==> flow/design.v <==
`timescale 1ns / 1ps
module display7(clk, seg_number, an_number, seg, an, btnU
    );
    input clk, btnU;
    output reg [7:0] seg;
    output reg [3:0] an;
    input wire [3:0] seg_number;
    input wire [1:0] an_number;
    always @ (*)
    begin 
        case(seg_number)
            4'h0: seg = 8'b11000000;
            4'h1: seg = 8'b11111001;
            4'h2: seg = 8'b10100100;
            4'h3: seg = 8'b10110000;
            4'h4: seg = 8'b10011001;
            4'h5: seg = 8'b10010010;
            4'h6: seg = 8'b10000010;
            4'h7: seg = 8'b11111000;
            4'h8: seg = 8'b10000000;
            4'h9: seg = 8'b10010000;
            default: seg = 8'b00000000;
        endcase
        case(an_number)
            2'b00: an = 4'b0111;
            2'b01:
            begin
            an = 4'b1011;
            seg[7] = 0;
            end
            2'b10: an = 4'b1101;
            2'b11: an = 4'b1110;
            default: an = 4'b0000;
        endcase
     end 
endmodule
`timescale 1ns / 1ps
module notes(clk, rst, speaker, signal
    );
    input clk;
    input rst;
    input [1:0] signal;
    output reg speaker;
    reg [3:0] seg_number;
    reg [1:0] an_number;
    reg [7:0] counter;
    always @(posedge clk)
    begin
        if (rst)
        begin
            counter <= 0;
            speaker <= 0;
        end
        else if (signal == 2'b00)
        begin
            counter <= 0;
            speaker <= 0;
        end  
        else if (signal == 2'b01)
        begin
            if(counter==55) counter <= 0; else counter <= counter+1;
            speaker <= counter[5];
        end
        else  
        begin
            if(counter==221) counter <= 0; else counter <= counter+1;
            speaker <= counter[7];
        end
    end
endmodule
`timescale 1ns / 1ps
module randomNumber #(parameter BITS = 5)(
    input clk,
    input rst,
    output reg [4:0] data
    );
   reg [4:0] data_next;
   always @* begin
    data_next[4] = data[4]^data[1];
    data_next[3] = data[3]^data[0];
    data_next[2] = data[2]^data_next[4];
    data_next[1] = data[1]^data_next[3];
    data_next[0] = data[0]^data_next[2];
   end
   always @(posedge clk) begin
    if(rst)
        data <= 5'h1f;
    else
        data <= data_next;
   end
endmodule
`timescale 1ns / 1ps
module clock_1hz(clk, rst, clk_1hz
    );
    input clk;
    input rst;
    output clk_1hz;
    reg clk_1hz;
    reg [12:0] counter;
    always @ (posedge clk)
        if (rst)
            begin
                counter <= 0;
                clk_1hz <= 0;
            end
        else if (counter == 13'd4999)
            begin
                counter <= 0;
                clk_1hz <= 1;
            end
        else
            begin
                clk_1hz <= 0;
                counter <= counter + 1;
            end    
endmodule
`timescale 1ns / 1ps
module clock_500hz(clk, rst, clk_500hz
    );
    input clk;
    input rst;
    output clk_500hz;
    reg clk_500hz;
    reg [3:0] counter;
    always @ (posedge clk)
        begin
            if (rst)
            begin
                counter <= 0;
                clk_500hz <= 0;
            end
            else if (counter == 4'd9)
            begin
                counter <= 0;
                clk_500hz <= 1;
            end
            else
            begin
                clk_500hz <= 0;
                counter <= counter + 1;
            end    
        end
endmodule
`timescale 1ns / 1ps
module bopit(clk, rst, btnR, btnD, btnL, btnU, btnS, sw, seg, an, led, speaker 
    );
    input clk;
    input rst;
    input btnR, btnS, btnD, btnU, btnL;
    input [7:0] sw;
    output reg [7:0] led;
    output [7:0] seg;
    output [3:0] an;
    reg [3:0] seg_number;
    reg [1:0] an_number;
    wire clk_1hz;  
    wire clk_500hz;  
    wire [4:0] randomBop;  
    output wire speaker;
    reg [1:0] signal;  
    reg [7:0] ledCode;
    reg [3:0] bopCode; 
    reg [3:0] ones_seconds;
    reg [3:0] tens_seconds;
    reg [3:0] ones_score;
    reg [3:0] tens_score;
    integer an_toggle;
    integer an_index;
    integer gameOn;
    integer command_type;
    integer command_number;
    integer roundWon;
    integer roundDelay;
    integer fail_count;
    notes bop_notes(
        .clk(clk),
        .rst(rst),
        .signal(signal),
        .speaker(speaker)
    );
    randomNumber randomNum (
        .clk(clk),
        .rst(rst),
        .data(randomBop)
    );
    clock_1hz clock_1 (
		.clk(clk), 
		.rst(rst),
		.clk_1hz(clk_1hz)
	);
    clock_500hz clock_500 (
        .clk(clk),
        .rst(rst),
        .clk_500hz(clk_500hz)
    );
    display7 segmentDisplay (
            .clk(clk), 
            .seg_number(seg_number), 
            .an_number(an_number), 
            .seg(seg), 
            .an(an), 
            .btnU(btnU) 
    );
    always @ (posedge clk)
    if (rst)
    begin
        ones_seconds <= 0;
        tens_seconds <= 0;
        command_type <= 10;
        command_number <= 8;
        an_toggle <= 0;
        an_index <= 0;
        ones_score <= 0;
        tens_score <= 0;
        bopCode <= 0;
        ledCode <= 0;
        gameOn <= 1;
        roundWon <= 0;
        roundDelay <= 0;
        signal <= 0;
        fail_count <= 0;
        seg_number <= 0;
        an_number <= 0;
        led <= 0;
    end
    else
    begin
        if (btnS)
        begin
            roundWon <= 0;
            roundDelay <= 0;
            gameOn <= 1;
            ones_score <= 0;
            tens_score <= 0;
            ones_seconds <= 0;
            tens_seconds <= 0;
            bopCode <= randomBop % 12;
            fail_count <= 0;
        end
        if (!roundWon)
        begin
        case(bopCode)
            0:
            begin  
                if (sw[0])
                begin
                    roundWon <= 1;
                end
                else if(sw[7:0] || btnU || btnL || btnD || btnR)
                begin
                    gameOn <= 0;
                end
            end
            1:
            begin  
                if (sw[1])
                begin
                    roundWon <= 1;
                end
                else if(sw[7:0] || btnU || btnL || btnD || btnR)
                begin
                    gameOn <= 0;
                end
            end
            2:
            begin  
                if (sw[2])
                begin
                    roundWon <= 1;
                end
                else if(sw[7:0] || btnU || btnL || btnD || btnR)
                begin
                    gameOn <= 0;
                end
            end
            3:
            begin  
                if (sw[3])
                begin
                    roundWon <= 1;
                end
                else if(sw[7:0] || btnU || btnL || btnD || btnR)
                begin
                    gameOn <= 0;
                end
            end
            4:
            begin  
                if (sw[4])
                begin
                    roundWon <= 1;
                end
                else if(sw[7:0] || btnU || btnL || btnD || btnR)
                begin
                    gameOn <= 0;
                end
            end
            5:
            begin  
                if (sw[5])
                begin
                    roundWon <= 1;
                end
                else if(sw[7:0] || btnU || btnL || btnD || btnR)
                begin
                    gameOn <= 0;
                end
            end
            6:
            begin  
                if (sw[6])
                begin
                    roundWon <= 1;
                end
                else if(sw[7:0] || btnU || btnL || btnD || btnR)
                begin
                    gameOn <= 0;
                end
            end
            7:
            begin  
                if (sw[7])
                begin
                    roundWon <= 1;
                end
                else if(sw[7:0] || btnU || btnL || btnD || btnR)
                begin
                    gameOn <= 0;
                end
            end
            8:
            begin  
                if (btnU)
                begin
                    roundWon <= 1;
                end
                else if(sw[7:0] || btnU || btnL || btnD || btnR)
                begin
                    gameOn <= 0;
                end
            end
            9:
            begin  
                if (btnR)
                begin
                    roundWon <= 1;
                end
                else if(sw[7:0] || btnU || btnL || btnD || btnR)
                begin
                    gameOn <= 0;
                end
            end
            10:
            begin  
                if (btnD)
                begin
                    roundWon <= 1;
                end
                else if(sw[7:0] || btnU || btnL || btnD || btnR)
                begin
                    gameOn <= 0;
                end
            end
            11:
            begin  
                if (btnL)
                begin
                    roundWon <= 1;
                end
                else if(sw[7:0] || btnU || btnL || btnD || btnR)
                begin
                    gameOn <= 0;
                end
            end
        endcase
        end
        if (clk_1hz && gameOn)
        begin
            if (roundWon)
            begin
                if (roundDelay == 0)
                    signal <= 1;
                if (roundDelay == 1)
                    signal <= 0;
                if (roundDelay == 3)
                begin
                    roundWon <= 0;
                    roundDelay <= 0;
                    bopCode <= randomBop % 12;
                    if (ones_score == 4'b1001)
                    begin
                       ones_score <= 0; 
                       tens_score <= tens_score + 1;
                    end
                    else
                    begin
                       ones_score <= ones_score + 1;
                    end
                end
                else
                begin
                    roundDelay <= roundDelay + 1;
                end
                   ones_seconds <= 0;
                   tens_seconds <= 0;
            end
            else
            begin 
                ones_seconds <= ones_seconds + 1;
                if (ones_seconds == 4'b1001)
                begin
                    ones_seconds <= 0; 
                    tens_seconds <= tens_seconds + 1;
                end
            end
        end
        if (tens_seconds == 4'b0001)
        begin
            ones_seconds <= 0;
            tens_seconds <= 0;
            gameOn <= 0;
        end
        if (clk_500hz && gameOn)  
        begin
            an_index <= an_toggle % 4;
            case(an_index)
                0:
                begin
                    if (bopCode > 4'b0111)  
                    begin
                        seg_number <= 4'b1000;
                        ledCode <= 8'b00000000;
                        led [7:0] <= ledCode [7:0];
                    end
                    else  
                    begin
                        seg_number <= 4'b0101;
                        ledCode <= 8'b00000001 << (bopCode % 8);
                        led [7:0] <= ledCode [7:0];
                    end
                    an_number <= an_index;
                end
                1:
                begin
                    seg_number <= bopCode % 8; 
                    an_number <= an_index;
                end
                2:
                begin
                    seg_number <= tens_seconds;
                    an_number <= an_index;
                end
                3:
                begin
                    seg_number <= ones_seconds;
                    an_number <= an_index;                  
                end
                default:
                begin
                    seg_number <= 0;
                    an_number <= 0;
                end
            endcase
            an_toggle <= an_toggle + 1;
        end
        else if (clk_500hz && !gameOn)
        begin
            if (fail_count != 500)
            begin
                signal <= 2;
                fail_count <= fail_count + 1;
            end
            if (fail_count == 500)
                signal <= 0;
            an_index <= an_toggle % 4;
            case(an_index)
                0:
                begin
                    seg_number <= 0;
                    an_number <= an_index;
                end
                1:
                begin
                    seg_number <= 0;
                    an_number <= an_index;
                end
                2:
                begin
                    seg_number <= tens_score;
                    an_number <= an_index;
                end
                3:
                begin
                    seg_number <= ones_score;
                    an_number <= an_index;                  
                end
                default:
                begin
                    seg_number <= 0;
                    an_number <= 0;
                end
            endcase
            an_toggle <= an_toggle + 1;
        end
    end
endmodule
# From RTL to reports: bopit
# Tool output for the design above, in the order of the flow.
# Lines are those of the file above, counted from 1.
# Cell names lack the library's common part.
# The mark -- stands for no value.
[design] top="bopit" clk_port="clk" library="sky130hd" corner="tt_025C_1v80"

# Word-level counts
# Source: Yosys, flattened and elaborated, memories not mapped. Widths are those after wreduce. Print and check cells do not count. Equal cells are merged and count once.
# Memory sizes are those after Yosys's memory passes, which may raise the word count (mostly to a power of two), join words into wider ones and drop unused or constant bits.
[bits] ff_bits=269 mem_bits_ro=128 clocked_rd_ports_x_width=8 n_memories=1 in_bits=15 wordCells=194
[mem_list] name="(no name shown)" size=16 word_bits=8 rd=1 write_ports=0 line_no=11 text="case(seg_number)"
[classes] addsub=10 n_div=1 n_cmp=1 equal=29 shift=1 muxes=96 bitwise=6 reduce_logical=25
[ops] cell="32-bit 2-to-1 mux" count=44
[ops] cell="32-bit parallel mux with 12-bit select" count=2
[ops] cell="32-bit zero test" count=4
[ops] cell="5-bit by 4-bit modulo with 32-bit output with constant B" count=1
[ops] cell="4-bit 2-to-1 mux" count=27
[ops] cell="32-bit by 2-bit adder with 32-bit output with constant B" count=3
[ops] cell="32-bit by 2-bit == test with 1-bit output with constant B" count=3
[ops] cell="1-bit by 32-bit logical AND with 1-bit output" count=2
[ops] cell="32-bit by 1-bit == test with 1-bit output with constant B" count=1
[ops] cell="32-bit by 10-bit == test with 1-bit output with constant B" count=1
[ops] cell="32-bit by 10-bit inequality test with 1-bit output with constant B" count=1
[ops] cell="32-bit by 3-bit == test with 1-bit output with constant B" count=1
[ops] cell="32-bit nonzero test" count=1
[ops] cell="4-bit parallel mux with 4-bit select" count=2
[ops] cell="8-bit 2-to-1 mux" count=4
[ops] cell="4-bit == test with constant B" count=7
[ops] cell="2-bit 2-to-1 mux" count=11
[ops] cell="4-bit by 1-bit adder with 4-bit output with constant B" count=5
[ops] cell="4-bit by 3-bit == test with 1-bit output with constant B" count=4
[ops] cell="13-bit by 1-bit adder with 13-bit output with constant B" count=1
[ops] cell="13-bit == test with constant B" count=1
[ops] cell="2-bit OR reduction" count=5
[ops] cell="1-bit by 3-bit left shift with 8-bit output with constant A" count=1
[ops] cell="4-bit by 1-bit == test with 1-bit output with constant B" count=2
[ops] cell="4-bit by 2-bit == test with 1-bit output with constant B" count=2
[ops] cell="8-bit by 1-bit adder with 8-bit output with constant B" count=1
[ops] cell="8-bit by 1-bit logical OR with 1-bit output" count=1
[ops] cell="8-bit by 6-bit == test with 1-bit output with constant B" count=1
# Not listed: further kinds 17, cells in them 30.

# Depth
# Longest topological path by Yosys (ltp), each cell counted once; first at word level (registers and memories cut), then after technology mapping (sequential cells cut; the memories' decode and read muxes count).
[logic_depth] ltp_word=9 ABC_AREA=1 mapped_depth=18

# After synthesis
# Yosys stat after the flow's synthesis: flattened, memories mapped to cells. It holds for the ABC_AREA given above (unset counts as 0); a run with the other value may have another netlist.
# The area totals of this step are shown rounded.
[synth_totals] cells=1883 mapped_area_mm2=0.01295 seqArea_mm2=0.004965 ff_cells=248 buf_cells=72
[types] type="dfxtp_1" count=248 type_area_um2=4.96E+03
[types] type="nand2_1" count=411 type_area_um2=1542.73
[types] type="nor2_1" count=269 type_area_um2=1.01E+03
[types] type="nand3_1" count=190 type_area_um2=950.912
[types] type="inv_1" count=178 type_area_um2=668.141
[types] type="a21oi_1" count=129 type_area_um2=645.619
[types] type="xor2_1" count=40 type_area_um2=350.336
[types] type="nor3_1" count=63 type_area_um2=315.302
[types] type="o21ai_0" count=59 type_area_um2=295.283
[types] type="nand4_1" count=45 type_area_um2=281.52
[types] type="ha_1" count=22 type_area_um2=275.264
[types] type="a211oi_1" count=34 type_area_um2=255.245
[types] type="buf_6" count=13 type_area_um2=146.39
[types] type="clkbuf_1" count=32 type_area_um2=120.115
[types] type="nand3_2" count=10 type_area_um2=100.096
[types] type="xnor2_1" count=11 type_area_um2=96.342
[types] type="nor2_8" count=4 type_area_um2=80.077
[types] type="nor2_4" count=7 type_area_um2=78.826
# Other cell types: 28; their cells: 118.

# Path before layout
# Path of least setup slack by OpenSTA after synthesis, without wires, with an ideal clock, recovery checks aside; 20% of the period is set as input and as output delay. Where synthesis merged equal registers, the netlist keeps one of their names.
[synth_timing] path_kind="input to register" from="input btnL" to="register gameOn[12]" tclk_ps=10000 input_delay_ps=2000 launch_ps=2000 arrival_time_ps=3076 required_ps=9888 slack_ps=6812 delay_ps=1188 stages=13 period_less_setup_slack_ps=3188
# "delay_ps" is the arrival time less input delay plus setup time.
# "stages" counts driving pins, that of a launching flip-flop among them; a cell with two outputs on the path counts twice.
# "period_less_setup_slack_ps" is the clock period less the worst setup slack; recovery checks do not enter. This is arithmetic on one report: input and output delays are still those of the set period (20% each).
# The rows between start and end are the longest chain of elaborated cells between them; the timing report does not say that the signal goes this way. Where chains are equally long, one stands for them.
# Each line given opens the expression or statement behind the cell; cells for indexed reads and writes are added by Yosys, which also makes memories of some case tables.
# A register here has more assigning lines than the two given.
[synth_via] path_cell_list="inv_1 -> nand3_1 -> nor2_1 -> nand3_2 -> buf_4 -> nand2_1 -> nand2_1 -> nand2_1 -> nor2_2 -> nand3_2 -> nor2_4 -> buf_6 -> nor2_1" elab_chain_cells=7
[synth_rtl] item="start: declaration" line_no=149 text="input btnR, btnS, btnD, btnU, btnL;"
[synth_rtl] item="1-bit logical OR (3 in a row)" line_no=370 text="else if(sw[7:0] || btnU || btnL || btnD || btnR)"
[synth_rtl] item="32-bit 2-to-1 mux" line_no=370
[synth_rtl] item="32-bit 2-to-1 mux" line_no=366 text="if (btnL)"
[synth_rtl] item="32-bit parallel mux with 12-bit select" line_no=242 text="case(bopCode)"
[synth_rtl] item="32-bit 2-to-1 mux" line_no=240 text="if (!roundWon)"
[synth_rtl] item="end: assignment" line_no=232 text="gameOn <= 1;"
[synth_rtl] item="end: assignment" line_no=251 text="gameOn <= 0;"
[synth_rtl] item="end: declaration" line_no=169 text="integer gameOn;"

# Timing after layout
# Path of least setup slack in the final report of entry B (OpenROAD, finished layout, wires in). Where an end is a register, its clock arrival counts in the times.
# The path's times are printed in steps of 10 ps; the period is the one set.
[layout_timing] path_kind="input to register" from="input rst" to="register an_index[1]" tclk_ps=6260 input_delay_ps=1250 launch_ps=1250 arrival_time_ps=4190 required_ps=6640 slack_ps=2450 stages=5
# A register here has more assigning lines than the two given.
[layout_via] path_cell_list="clkdlybuf4s50_1 -> clkbuf_1 -> clkbuf_1 -> buf_1 -> a21oi_1" elab_chain_cells=0
[layout_rtl] item="start: declaration" line_no=148 text="input rst;"
[layout_rtl] item="end: assignment" line_no=425 text="an_index <= an_toggle % 4;"
[layout_rtl] item="end: assignment" line_no=475 text="an_index <= an_toggle % 4;"
[layout_rtl] item="end: declaration" line_no=168 text="integer an_index;"

# Measured results for bopit: 3 stored runs of the Yosys and OpenROAD flow on sky130hd. The settings differ; the order carries no meaning. The constraints put input and output delay at 20% of the set period each and load the outputs with 0.01 pF.
# "total_power_uw" is the tool's figure for a default switching activity; nothing was simulated.
# Values from the reports are rounded here.
run="entry A" settings ABC_AREA=1 CAP_MARGIN=0 CELL_PAD_IN_SITES_DETAIL_PLACEMENT=0 CELL_PAD_IN_SITES_GLOBAL_PLACEMENT=3 CORE_UTILIZATION=48 CTS_CLUSTER_DIAMETER=237 GPL_ROUTABILITY_DRIVEN=1 MIN_ROUTING_LAYER="met2" PLACE_DENSITY_LB_ADDON=0.24 SETUP_SLACK_MARGIN=0.39 SLEW_MARGIN=25 TNS_END_PERCENT=30 period_ns=4.52 CORE_MARGIN=2
run="entry A" outcome="incomplete, placement halted on FLW-0024"
run="entry B" settings ABC_AREA=1 CORE_UTILIZATION=22 CTS_CLUSTER_SIZE=38 GPL_ROUTABILITY_DRIVEN=1 GPL_TIMING_DRIVEN=0 MIN_ROUTING_LAYER="met2" PLACE_DENSITY=0.94 period_ns=6.26 CAP_MARGIN=20 CORE_MARGIN=2 SLEW_MARGIN=20
run="entry B" results total_power_uw=3673 synthArea_mm2=0.01295 hold_ws_ps=446 tns_ps=0 final_setup_ws_ps=2446 design.die.area_mm2=0.06084 cell_area_final_mm2=0.01515 post_route_util_frac=0.262
run="entry C" settings CELL_PAD_IN_SITES_DETAIL_PLACEMENT=1 CELL_PAD_IN_SITES_GLOBAL_PLACEMENT=3 CORE_MARGIN=4 CORE_UTILIZATION=40 CTS_CLUSTER_DIAMETER=100 GPL_TIMING_DRIVEN=0 PLACE_DENSITY_LB_ADDON=0.3 SETUP_SLACK_MARGIN=0.34 TNS_END_PERCENT=5 period_ns=3.1 CAP_MARGIN=20 SLEW_MARGIN=20
run="entry C" results synthArea_mm2=0.01168 design.die.area_mm2=0.03201 final_setup_ws_ps=370 cell_area_final_mm2=0.01376 tns_ps=0 hold_ws_ps=444 total_power_uw=7614 post_route_util_frac=0.478
